==> flow/design.v <==
module vDFFE(clk, load, in, out);
  parameter n=1;
  input clk, load;
  input [n-1:0] in;
  output [n-1:0] out;
  reg [n-1:0] out;
  reg [n-1:0] vDFF_in;
  always@(*)
    vDFF_in = (load) ? in : out;
  always @(posedge clk)
    out <= vDFF_in;
endmodule
module shifter(in, shift, sout);
	input [15:0] in;
	input [1:0] shift;
	output reg [15:0] sout;
	always@(*) begin
		case(shift)
			2'b00: sout = in;
			2'b01: sout = in << 1;
			2'b10: sout = in >> 1;
			2'b11: begin
				sout = in >> 1;
				sout[15] = in[15];
			end
			default: sout = in;
		endcase
	end
endmodule
module ALU(Ain, Bin, ALUop, out, Z);
	input [15:0] Ain, Bin;
	input [1:0] ALUop;
	output reg Z;
	output reg [15:0] out;
	always@(*) begin
		casex(ALUop)
			2'b00: out = Ain + Bin;
			2'b01: out = Ain - Bin;
			2'b10: out = Ain & Bin;
			2'b11: out = ~Bin;
			default: out = 16'bxxxxxxxxxxxxxxxx;
		endcase
		Z = (out == 16'b0) ? 1'b1 : 1'b0;
	end
endmodule
module regfile(data_in, writenum, write, readnum, clk, data_out);
	input [15:0] data_in;
	input [2:0] writenum, readnum;
	input write, clk;
	output reg [15:0] data_out;
	reg [7:0] writenum_out, readnum_out;
	reg [15:0] R0, R1, R2, R3, R4, R5, R6, R7;
	always@(*) begin
		writenum_out = 8'b0;
		case(writenum)
			3'b000: writenum_out[0] = 1'b1;
			3'b001: writenum_out[1] = 1'b1;
			3'b010: writenum_out[2] = 1'b1;
			3'b011: writenum_out[3] = 1'b1;
			3'b100: writenum_out[4] = 1'b1;
			3'b101: writenum_out[5] = 1'b1;
			3'b110: writenum_out[6] = 1'b1;
			3'b111: writenum_out[7] = 1'b1;
			default: writenum_out = 8'b0;
		endcase
	end
	always@(posedge clk) begin
		if(write) begin
			case(writenum_out)
				8'b00000001: R0 <= data_in;
				8'b00000010: R1 <= data_in;
				8'b00000100: R2 <= data_in;
				8'b00001000: R3 <= data_in;
				8'b00010000: R4 <= data_in;
				8'b00100000: R5 <= data_in;
				8'b01000000: R6 <= data_in;
				8'b10000000: R7 <= data_in;
				default: {R0, R1, R2, R3, R4, R5, R6, R7} <= {8'b0, 8'b0, 8'b0, 8'b0, 8'b0, 8'b0, 8'b0, 8'b0};
			endcase
		end
	end
	always@(*) begin
		readnum_out = 8'b0;
		case(readnum)
			3'b000: readnum_out[0] = 1'b1;
			3'b001: readnum_out[1] = 1'b1;
			3'b010: readnum_out[2] = 1'b1;
			3'b011: readnum_out[3] = 1'b1;
			3'b100: readnum_out[4] = 1'b1;
			3'b101: readnum_out[5] = 1'b1;
			3'b110: readnum_out[6] = 1'b1;
			3'b111: readnum_out[7] = 1'b1;
			default: readnum_out = 8'b0;
		endcase
	end
	always@(*) begin
		case(readnum_out)
			8'b00000001: data_out = R0;
			8'b00000010: data_out = R1;
			8'b00000100: data_out = R2;
			8'b00001000: data_out = R3;
			8'b00010000: data_out = R4;
			8'b00100000: data_out = R5;
			8'b01000000: data_out = R6;
			8'b10000000: data_out = R7;
			default: data_out = 16'b0;
		endcase
	end
endmodule
module datapath(clk,readnum,vsel,loada,loadb,shift,asel,bsel,ALUop,loadc,loads,writenum,write,mdata,PC,sximm5,sximm8,Z_out,datapath_out);
  input clk;
  input [2:0] readnum, writenum;
  input [1:0] ALUop, shift;
  input write, loada, loadb, asel, bsel, loadc, loads;
  input [1:0] vsel;
  input [15:0] sximm5, sximm8, mdata;
  input [7:0] PC;
  output [15:0] datapath_out;
  output [2:0] Z_out;
  wire [15:0] data_out;
  wire [15:0] out;
  wire [15:0] sout;
  wire Z;
  wire [15:0] in;
  wire [15:0] in_loadA;
  wire [15:0] datapath_out;
  wire [2:0] Z_out;
  reg [15:0] data_in;
  reg [15:0] Ain;
  reg [15:0] Bin;
  reg [2:0] status_in;
  regfile REGFILE(.data_in(data_in),.writenum(writenum),.write(write),.readnum(readnum),.clk(clk),.data_out(data_out));
  ALU U2(.Ain(Ain),.Bin(Bin),.ALUop(ALUop),.out(out),.Z(Z));
  shifter U1(.in(in),.shift(shift),.sout(sout));
  always@(*)begin   
    case(vsel)
      2'b00: data_in = datapath_out;
      2'b01: data_in = {8'b0, PC};
      2'b10: data_in = sximm8;
      2'b11: data_in = mdata;
      default: data_in = 16'b0;
    endcase
  end
  always@(*)begin
    if(asel == 1'b1)  
      Ain = 16'b0000000000000000;
    else
      Ain = in_loadA;
  end
  always@(*)begin
    if(bsel == 1'b1)  
      Bin = sximm5;
    else
      Bin = sout;
  end
  always@(*) begin
    status_in[2] = (Ain[15]^Bin[15]) ? 0 : (out[15]^Ain[15]);
    status_in[1] = out[15];
    status_in[0] = Z;
  end
  vDFFE #(16) A(clk, loada, data_out, in_loadA);
  vDFFE #(16) B(clk, loadb, data_out, in);
  vDFFE #(16) C(clk, loadc, out, datapath_out);
  vDFFE #(3) STATUS(clk, loads, status_in, Z_out);
endmodule
module cpu(clk, reset, s, load, in, out, N, V, Z, w);
    input clk, reset, s, load;
    input [15:0] in;
    output [15:0] out;
    output reg N, V, Z, w;
    parameter Swait = 4'b0000, Sdecode = 4'b0001, SgetA = 4'b0010, SgetB = 4'b0011, Swrite = 4'b0100, Srewrite = 4'b0101, Salu = 4'b0110, Sshift = 4'b0111, Sloadout = 4'b1000;
    wire [15:0] decoder_in;
    reg [1:0] op, shift;
    reg [15:0] sximm5, sximm8;
    reg [2:0] opcode, readnum, writenum;
    reg [3:0] state;
    reg [2:0] nsel;
    reg [1:0] vsel;
    reg loada, loadb, asel, bsel, loadc, loads, write;
    wire [2:0] Z_out;
    vDFFE #(16) Instruct_Reg(clk, load, in, decoder_in);
    always@(*) begin
        op = decoder_in[12:11];
        sximm5 = { {11{decoder_in[4]}}, decoder_in[4:0] };
        sximm8 = { {8{decoder_in[7]}}, decoder_in[7:0] };
        shift = decoder_in[4:3];
        opcode = decoder_in[15:13];
    end
    always@(*)begin
       case(nsel)
            3'b001: begin
                readnum = decoder_in[2:0];
                writenum = decoder_in[2:0];
            end  
            3'b010: begin
                readnum = decoder_in[7:5];
                writenum = decoder_in[7:5];
            end  
            3'b100: begin
                readnum = decoder_in[10:8];
                writenum = decoder_in[10:8];
            end  
            default: {readnum, writenum} = 3'b0;
        endcase 
    end
    reg [3:0] state_t;
    reg w_t;
    reg [2:0] nsel_t;
    reg [1:0] vsel_t;
    reg loada_t, loadb_t, asel_t, bsel_t, loadc_t, loads_t, write_t;
    always @(posedge clk) begin
        {state_t, w_t, nsel_t, vsel_t} = {state, w, nsel, vsel};
        {loada_t, loadb_t, asel_t, bsel_t, loadc_t, loads_t, write_t} = {loada, loadb, asel, bsel, loadc, loads, write};
        if(reset == 1'b1) {w_t, state_t} = {1'b1, Swait};
        else begin
            case(state_t)
                Sdecode: begin
                    if(opcode == 3'b110 && op == 2'b10) {w_t, state_t} = {1'b0, Swrite};
                    else {w_t, state_t} = {1'b0, SgetA};
                end
                Swrite: state_t = Swait;
                Swait: begin 
                    state_t = (s == 1'b1) ? Sdecode : Swait;
                    w_t = ~s;
                end
                SgetA: state_t = SgetB;
                SgetB: begin
                    if(opcode == 3'b110 && op == 2'b0) state_t = Sshift;
                    else if(opcode == 3'b101) state_t = Salu;
                end
                Salu: state_t = Sloadout;
                Sshift: state_t = Sloadout;
                Sloadout: state_t = Srewrite;
                Srewrite: state_t = Swait;
                default: {state_t, w_t} = {Swait, 1'b1};
            endcase
        end
        case(state_t)
            SgetA: {nsel_t, loada_t, loadb_t} = {3'b100, 1'b1, 1'b0};
            SgetB: {nsel_t, loadb_t, loada_t} = {3'b001, 1'b1, 1'b0};
            Salu: {asel_t, bsel_t} = {1'b0, 1'b0};
            Sshift: {asel_t, bsel_t} = {1'b1, 1'b0};
            Sloadout: {loadc_t, loads_t} = {1'b1, 1'b1};
            Srewrite: {vsel_t, nsel_t, write_t} = {2'b0, 3'b010, 1'b1};
            Swrite: {vsel_t, nsel_t, write_t} = {2'b10, 3'b100, 1'b1};
            default: begin 
                {nsel_t, vsel_t} = {3'b0, 2'b0};
                {loada_t, loadb_t, loadc_t, loads_t, asel_t, bsel_t, write_t} = 1'b0;
            end
        endcase
        {state, w, nsel, vsel} <= {state_t, w_t, nsel_t, vsel_t};
        {loada, loadb, asel, bsel, loadc, loads, write} <= {loada_t, loadb_t, asel_t, bsel_t, loadc_t, loads_t, write_t};
    end
    datapath DP(
        .clk(clk), 
        .readnum(readnum), 
        .vsel(vsel), 
        .loada(loada), 
        .loadb(loadb), 
        .shift(shift),
        .asel(asel),
        .bsel(bsel),
        .ALUop(op),
        .loadc(loadc),
        .loads(loads),
        .writenum(writenum),
        .write(write),
        .mdata(16'b0),
        .PC(8'b0),
        .sximm5(sximm5),
        .sximm8(sximm8),
        .Z_out(Z_out),
        .datapath_out(out)
    );
    always @(*) begin
        V = Z_out[2];
        N = Z_out[1];
        Z = Z_out[0];
    end
endmodule
### From RTL to reports: cpu

The steps from the RTL of cpu to its reports follow in flow order.
Lines are those of the file above, counted from 1.
Cell names lack the library's common part.
A cell with n/a has no value.

| inputs | value |
|---|---|
| top module | cpu |
| clock | clk |
| library | sky130hd |
| timing corner | tt_025C_1v80 |

### Word level

Yosys after proc, flatten, opt, wreduce and memory -nomap, before mapping. Memory bits, and registers merged into a memory's read port (data or address), are not among the register bits. Print and check cells are not counted.
Memory sizes are those after Yosys's memory passes, which may raise the word count (mostly to a power of two), join words into wider ones and drop unused or constant bits.

| storage and ports | value |
|---|---|
| word width x clocked read ports | 0 |
| register bits after elaboration | 210 |
| latch bits | 0 |
| output and inout port bits | 20 |
| memory bits (writable) | 0 |
| bits in read-only memories | 128 |
| bits of input ports | 20 |
| memory cells | 2 |
| cells after elaboration | 150 |

Memory list:

| memory | words | bits a word | read ports | wr ports | RTL line | source |
|---|---|---|---|---|---|---|
| (name not given) | 8 | 8 | 1 | 0 | 84 | `case(readnum)` |
| (name not given) | 8 | 8 | 1 | 0 | 55 | `case(writenum)` |

| cells by class | value |
|---|---|
| $mul | 0 |
| reduce/logical cells | 35 |
| mux-type cells | 30 |
| divide/modulo/power cells | 0 |
| bitwise logic cells | 13 |
| shift operators | 0 |
| $lt $le $gt $ge | 0 |
| equal/unequal tests | 45 |
| add/sub/neg operators | 2 |

Operators with widths:

| operator | number |
|---|---|
| parallel mux 16 bit (select 2 bit) | 8 |
| parallel mux 16 bit (select 8 bit) | 1 |
| parallel mux 16 bit (select 4 bit) | 1 |
| OR reduction 7 bit | 9 |
| parallel mux 16 bit (select 3 bit) | 1 |
| parallel mux 15 bit (select 3 bit) | 1 |
| equality test 4 x 3 -> 1 bit with constant B | 8 |
| parallel mux 4 bit (select 6 bit) | 1 |
| adder 16 bit | 1 |
| subtractor 16 bit | 1 |
| AND 16 bit | 1 |
| inverter 16 bit | 1 |
| zero test 16 bit | 1 |
| AND reduction 2 bit | 8 |
| equality test 4 x 2 -> 1 bit with constant B | 4 |
| equality test 8 x 1 -> 1 bit with constant B | 2 |
| equality test 8 x 2 -> 1 bit with constant B | 2 |
| equality test 8 x 3 -> 1 bit with constant B | 2 |
| equality test 8 x 4 -> 1 bit with constant B | 2 |
| equality test 8 x 5 -> 1 bit with constant B | 2 |
| equality test 8 x 6 -> 1 bit with constant B | 2 |
| equality test 8 x 7 -> 1 bit with constant B | 2 |
| equality test 8 bit with constant B | 2 |
| two-way mux 16 bit | 1 |
| OR reduction 5 bit | 3 |
| equality test 2 bit with constant B | 6 |
| OR reduction 2 bit | 6 |
| parallel mux 3 bit (select 4 bit) | 1 |

Other operator kinds: 20; their cells: 45.

### Logic depth

Longest topological path by Yosys (ltp), each cell counted once; first at word level (registers and memories cut), then after technology mapping (sequential cells cut; the memories' decode and read muxes count).

| depth | value |
|---|---|
| depth after elaboration | 8 |
| ABC_AREA | 1 |
| mapped depth | 29 |
| mapped depth without buffers | 28 |

### After synthesis

Source: synth_stat.txt of the flow (Yosys; design flattened, memories mapped). It holds for the ABC_AREA given above (unset counts as 0); a run with the other value may have another netlist.

| mapped netlist | value |
|---|---|
| sequential part of the area | 6256.0 µm² |
| chip area (Yosys) | 10194.8 µm² |
| buffers | 28 |
| standard cells after synthesis | 999 |
| mapped flip-flops | 213 |

Cells by type:

| cell type | number | area in all (µm²) |
|---|---|---|
| edfxtp_1 | 199 | 5.98E+03 |
| nor2_1 | 201 | 754.474 |
| nand2_1 | 172 | 645.619 |
| ha_1 | 23 | 287.776 |
| inv_1 | 76 | 285.274 |
| dfxtp_1 | 14 | 280.269 |
| a21oi_1 | 47 | 235.226 |
| nand3_1 | 43 | 215.206 |
| a221oi_1 | 17 | 148.893 |
| o21ai_0 | 28 | 140.134 |
| a22oi_1 | 18 | 135.13 |
| xor2_1 | 14 | 122.618 |
| nand4_1 | 17 | 106.352 |
| a32o_1 | 10 | 100.096 |
| or2_1 | 12 | 75.072 |
| clkbuf_1 | 15 | 56.304 |
| buf_2 | 10 | 50.048 |
| mux2i_1 | 5 | 50.048 |

Not listed: further types 28, cells in them 78.

### Timing after synthesis

Source: OpenSTA report_checks on the synthesized netlist (no wires, ideal clock, input and output delay 20% of the period each), path of least setup slack; recovery checks are left aside. Register names are those of the netlist, which keeps one name where synthesis merged equal registers.

| timing post-synthesis | value |
|---|---|
| kind | register to register |
| start point | reg Instruct_Reg.out[3] |
| end point | reg DP.STATUS.out[2] |
| buffers on the path | 2 |
| library setup time | 254 ps |
| stages | 27 |
| setup slack | 4498 ps |
| required time | 7746 ps |
| path delay | 3502 ps |
| time at the first pin | 0 ps |
| period | 8000 ps |
| arrival | 3248 ps |
| period reached after synthesis | 3502 ps |

"path delay" is the arrival time less input delay plus setup time.
"stages": output pins that drive a net of the path, with the launching flip-flop's if there is one; two outputs of one cell count as two.
"period reached after synthesis" is the clock period less the worst setup slack; recovery checks do not enter. This is arithmetic on one report: input and output delays are still those of the set period (20% each).
Between the ends stands the longest chain of elaborated cells between them, by number of cells; it is not shown to be the way that was timed. Of several equally long chains one is given.
Each line given opens the expression or statement behind the cell; cells for indexed reads and writes are added by Yosys, which also makes memories of some case tables.

| between the ends, post-synthesis | value |
|---|---|
| path through | edfxtp_1 > inv_1 > ha_1 > buf_6 > buf_2 > a21oi_1 > a21oi_2 > inv_1 > ha_1 > inv_1 > nor3_2 > inv_1 > nor2_2 > nand3_1 > nand2_1 > o21ai_1 > xnor2_1 > inv_1 > ha_1 > nand2_1 > nor2_1 > a211oi_1 > nand2_1 > nand3_1 > nand3_2 > nand3_1 > a21oi_2 |
| cells in the longest elaborated chain | 6 |
| elaborated cells between the ends (all ways) | 15 |
| source lines of those cells | 7 |
| those cells by class | 2 x add/sub; 3 x eq/ne; 3 x mux; 4 x logic; 3 x reduce/logical |

RTL lines, path post-synthesis:

| element | RTL line | source |
|---|---|---|
| start, declared | 5 | `output [n-1:0] out;` |
| start, assigned | 11 | `out <= vDFF_in;` |
| equality test 2 bit | 18 | `case(shift)` |
| OR reduction 2 bit | n/a |  |
| parallel mux 15 bit (select 3 bit) | 18 |  |
| subtractor 16 bit | 38 | `2'b01: out = Ain - Bin;` |
| parallel mux 16 bit (select 4 bit) | 36 | `casex(ALUop)` |
| bitwise XOR 1 bit | 157 | `status_in[2] = (Ain[15]^Bin[15]) ? 0 : (out[15]^Ain[15]);` |
| end, assigned | 11 |  |
| end, declared | 5 |  |

### Worst path after layout

Path of least setup slack in the final report of run A (OpenROAD, finished layout, wires in). Where an end is a register, its clock arrival counts in the times.
The path's times are printed in steps of 10 ps; the period is the one set.

| timing after layout | value |
|---|---|
| kind | register to register |
| start point | reg Instruct_Reg.out[3] |
| end point | reg DP.STATUS.out[0] |
| required time | 8530 ps |
| buffers on the path | 0 |
| time at the first pin | 540 ps |
| setup slack | 3540 ps |
| library setup time | 150 ps |
| arrival | 4990 ps |
| period | 8130 ps |
| stages | 23 |

Between the ends stands the longest chain of elaborated cells between them, by number of cells; it is not shown to be the way that was timed. Of several equally long chains one is given.

| between the ends, after layout | value |
|---|---|
| path through | edfxtp_1 > inv_1 > ha_1 > nor2_1 > a21boi_0 > ha_1 > inv_1 > nor3_2 > inv_1 > nor2_2 > nor2_1 > xor2_1 > ha_1 > nand2_1 > nor2_1 > nand3_1 > nand3b_1 > a21oi_1 > o21ai_0 > o211ai_1 > nor2_1 > nand2_1 > nor3_2 |
| cells in the longest elaborated chain | 7 |
| elaborated cells between the ends (all ways) | 15 |
| source lines of those cells | 7 |
| those cells by class | 2 x add/sub; 3 x eq/ne; 4 x mux; 2 x logic; 4 x reduce/logical |

RTL lines, path after layout:

| element | RTL line | source |
|---|---|---|
| start, declared | 5 | `output [n-1:0] out;` |
| start, assigned | 11 | `out <= vDFF_in;` |
| equality test 2 bit | 18 | `case(shift)` |
| OR reduction 2 bit | n/a |  |
| parallel mux 15 bit (select 3 bit) | 18 |  |
| subtractor 16 bit | 38 | `2'b01: out = Ain - Bin;` |
| parallel mux 16 bit (select 4 bit) | 36 | `casex(ALUop)` |
| zero test 16 bit | 43 | `Z = (out == 16'b0) ? 1'b1 : 1'b0;` |
| two-way mux 1 bit | 43 |  |
| end, assigned | 11 |  |
| end, declared | 5 |  |

Nets of the timed path that keep an RTL name, with a line that drives or declares them; the list need not be complete.

Nets with RTL names, path after layout:

| net | RTL line |
|---|---|
| DP.C.in[9] | 36 |

Subject: flow runs of cpu

Hi,

Measured data: module cpu, platform sky130hd, 4 stored runs of the flow under differing settings, order arbitrary. Input and output delays are each 20% of the period that was set; the output load is 0.01 pF.
"period achieved" means the clock period less the worst setup slack. The figure is calculated, with input and output delays left at 20% of the set period.
"power consumption" is the tool's figure for a default switching activity; nothing was simulated.
A setting shown as n/a is not set for that run.
Among the results, n/a means that no value is shown for the run.

| run name | ABC_AREA | CORE_MARGIN | CORE_UTILIZATION | CTS_CLUSTER_DIAMETER | PLACE_DENSITY_LB_ADDON | SETUP_SLACK_MARGIN | period_ns | CAP_MARGIN | SLEW_MARGIN | CELL_PAD_IN_SITES_GLOBAL_PLACEMENT | CORE_ASPECT_RATIO | CTS_CLUSTER_SIZE | MIN_ROUTING_LAYER | power consumption (mW) | die outline area (µm²) | worst setup slack after layout (ps) | chip area after synthesis (Yosys) (µm²) | period achieved (ps) | post-layout utilization (%) |
|---|---|---|---|---|---|---|---|---|---|---|---|---|---|---|---|---|---|---|---|
| run A | 1 | 5 | 22 | 134 | 0.06 | 0.68 | 8.13 | 20 | 20 | n/a | n/a | n/a | n/a | 3.040 | 50744.3 | 3543 | 10194.8 | 4587 | 26.9 |
| run B | 0 | 2 | 53 | 235 | 0.26 | n/a | 9.22 | 20 | 15 | 3 | 1.98 | 50 | met2 | n/a | n/a | n/a | n/a | n/a | n/a |
| run C | n/a | 2 | 60 | n/a | 0.14 | n/a | 8.34 | 20 | 20 | n/a | 0.93 | 81 | n/a | 2.686 | 18445.9 | 3175 | 10425.0 | 5165 | 68.2 |
| run D | n/a | 2 | 40 | n/a | n/a | n/a | 8.0 | 20 | 20 | n/a | n/a | n/a | n/a | 2.926 | 27370.4 | 2995 | 10425.0 | 5005 | 46.1 |

Run B: no final report: placement broke off with FLW-0024

Regards
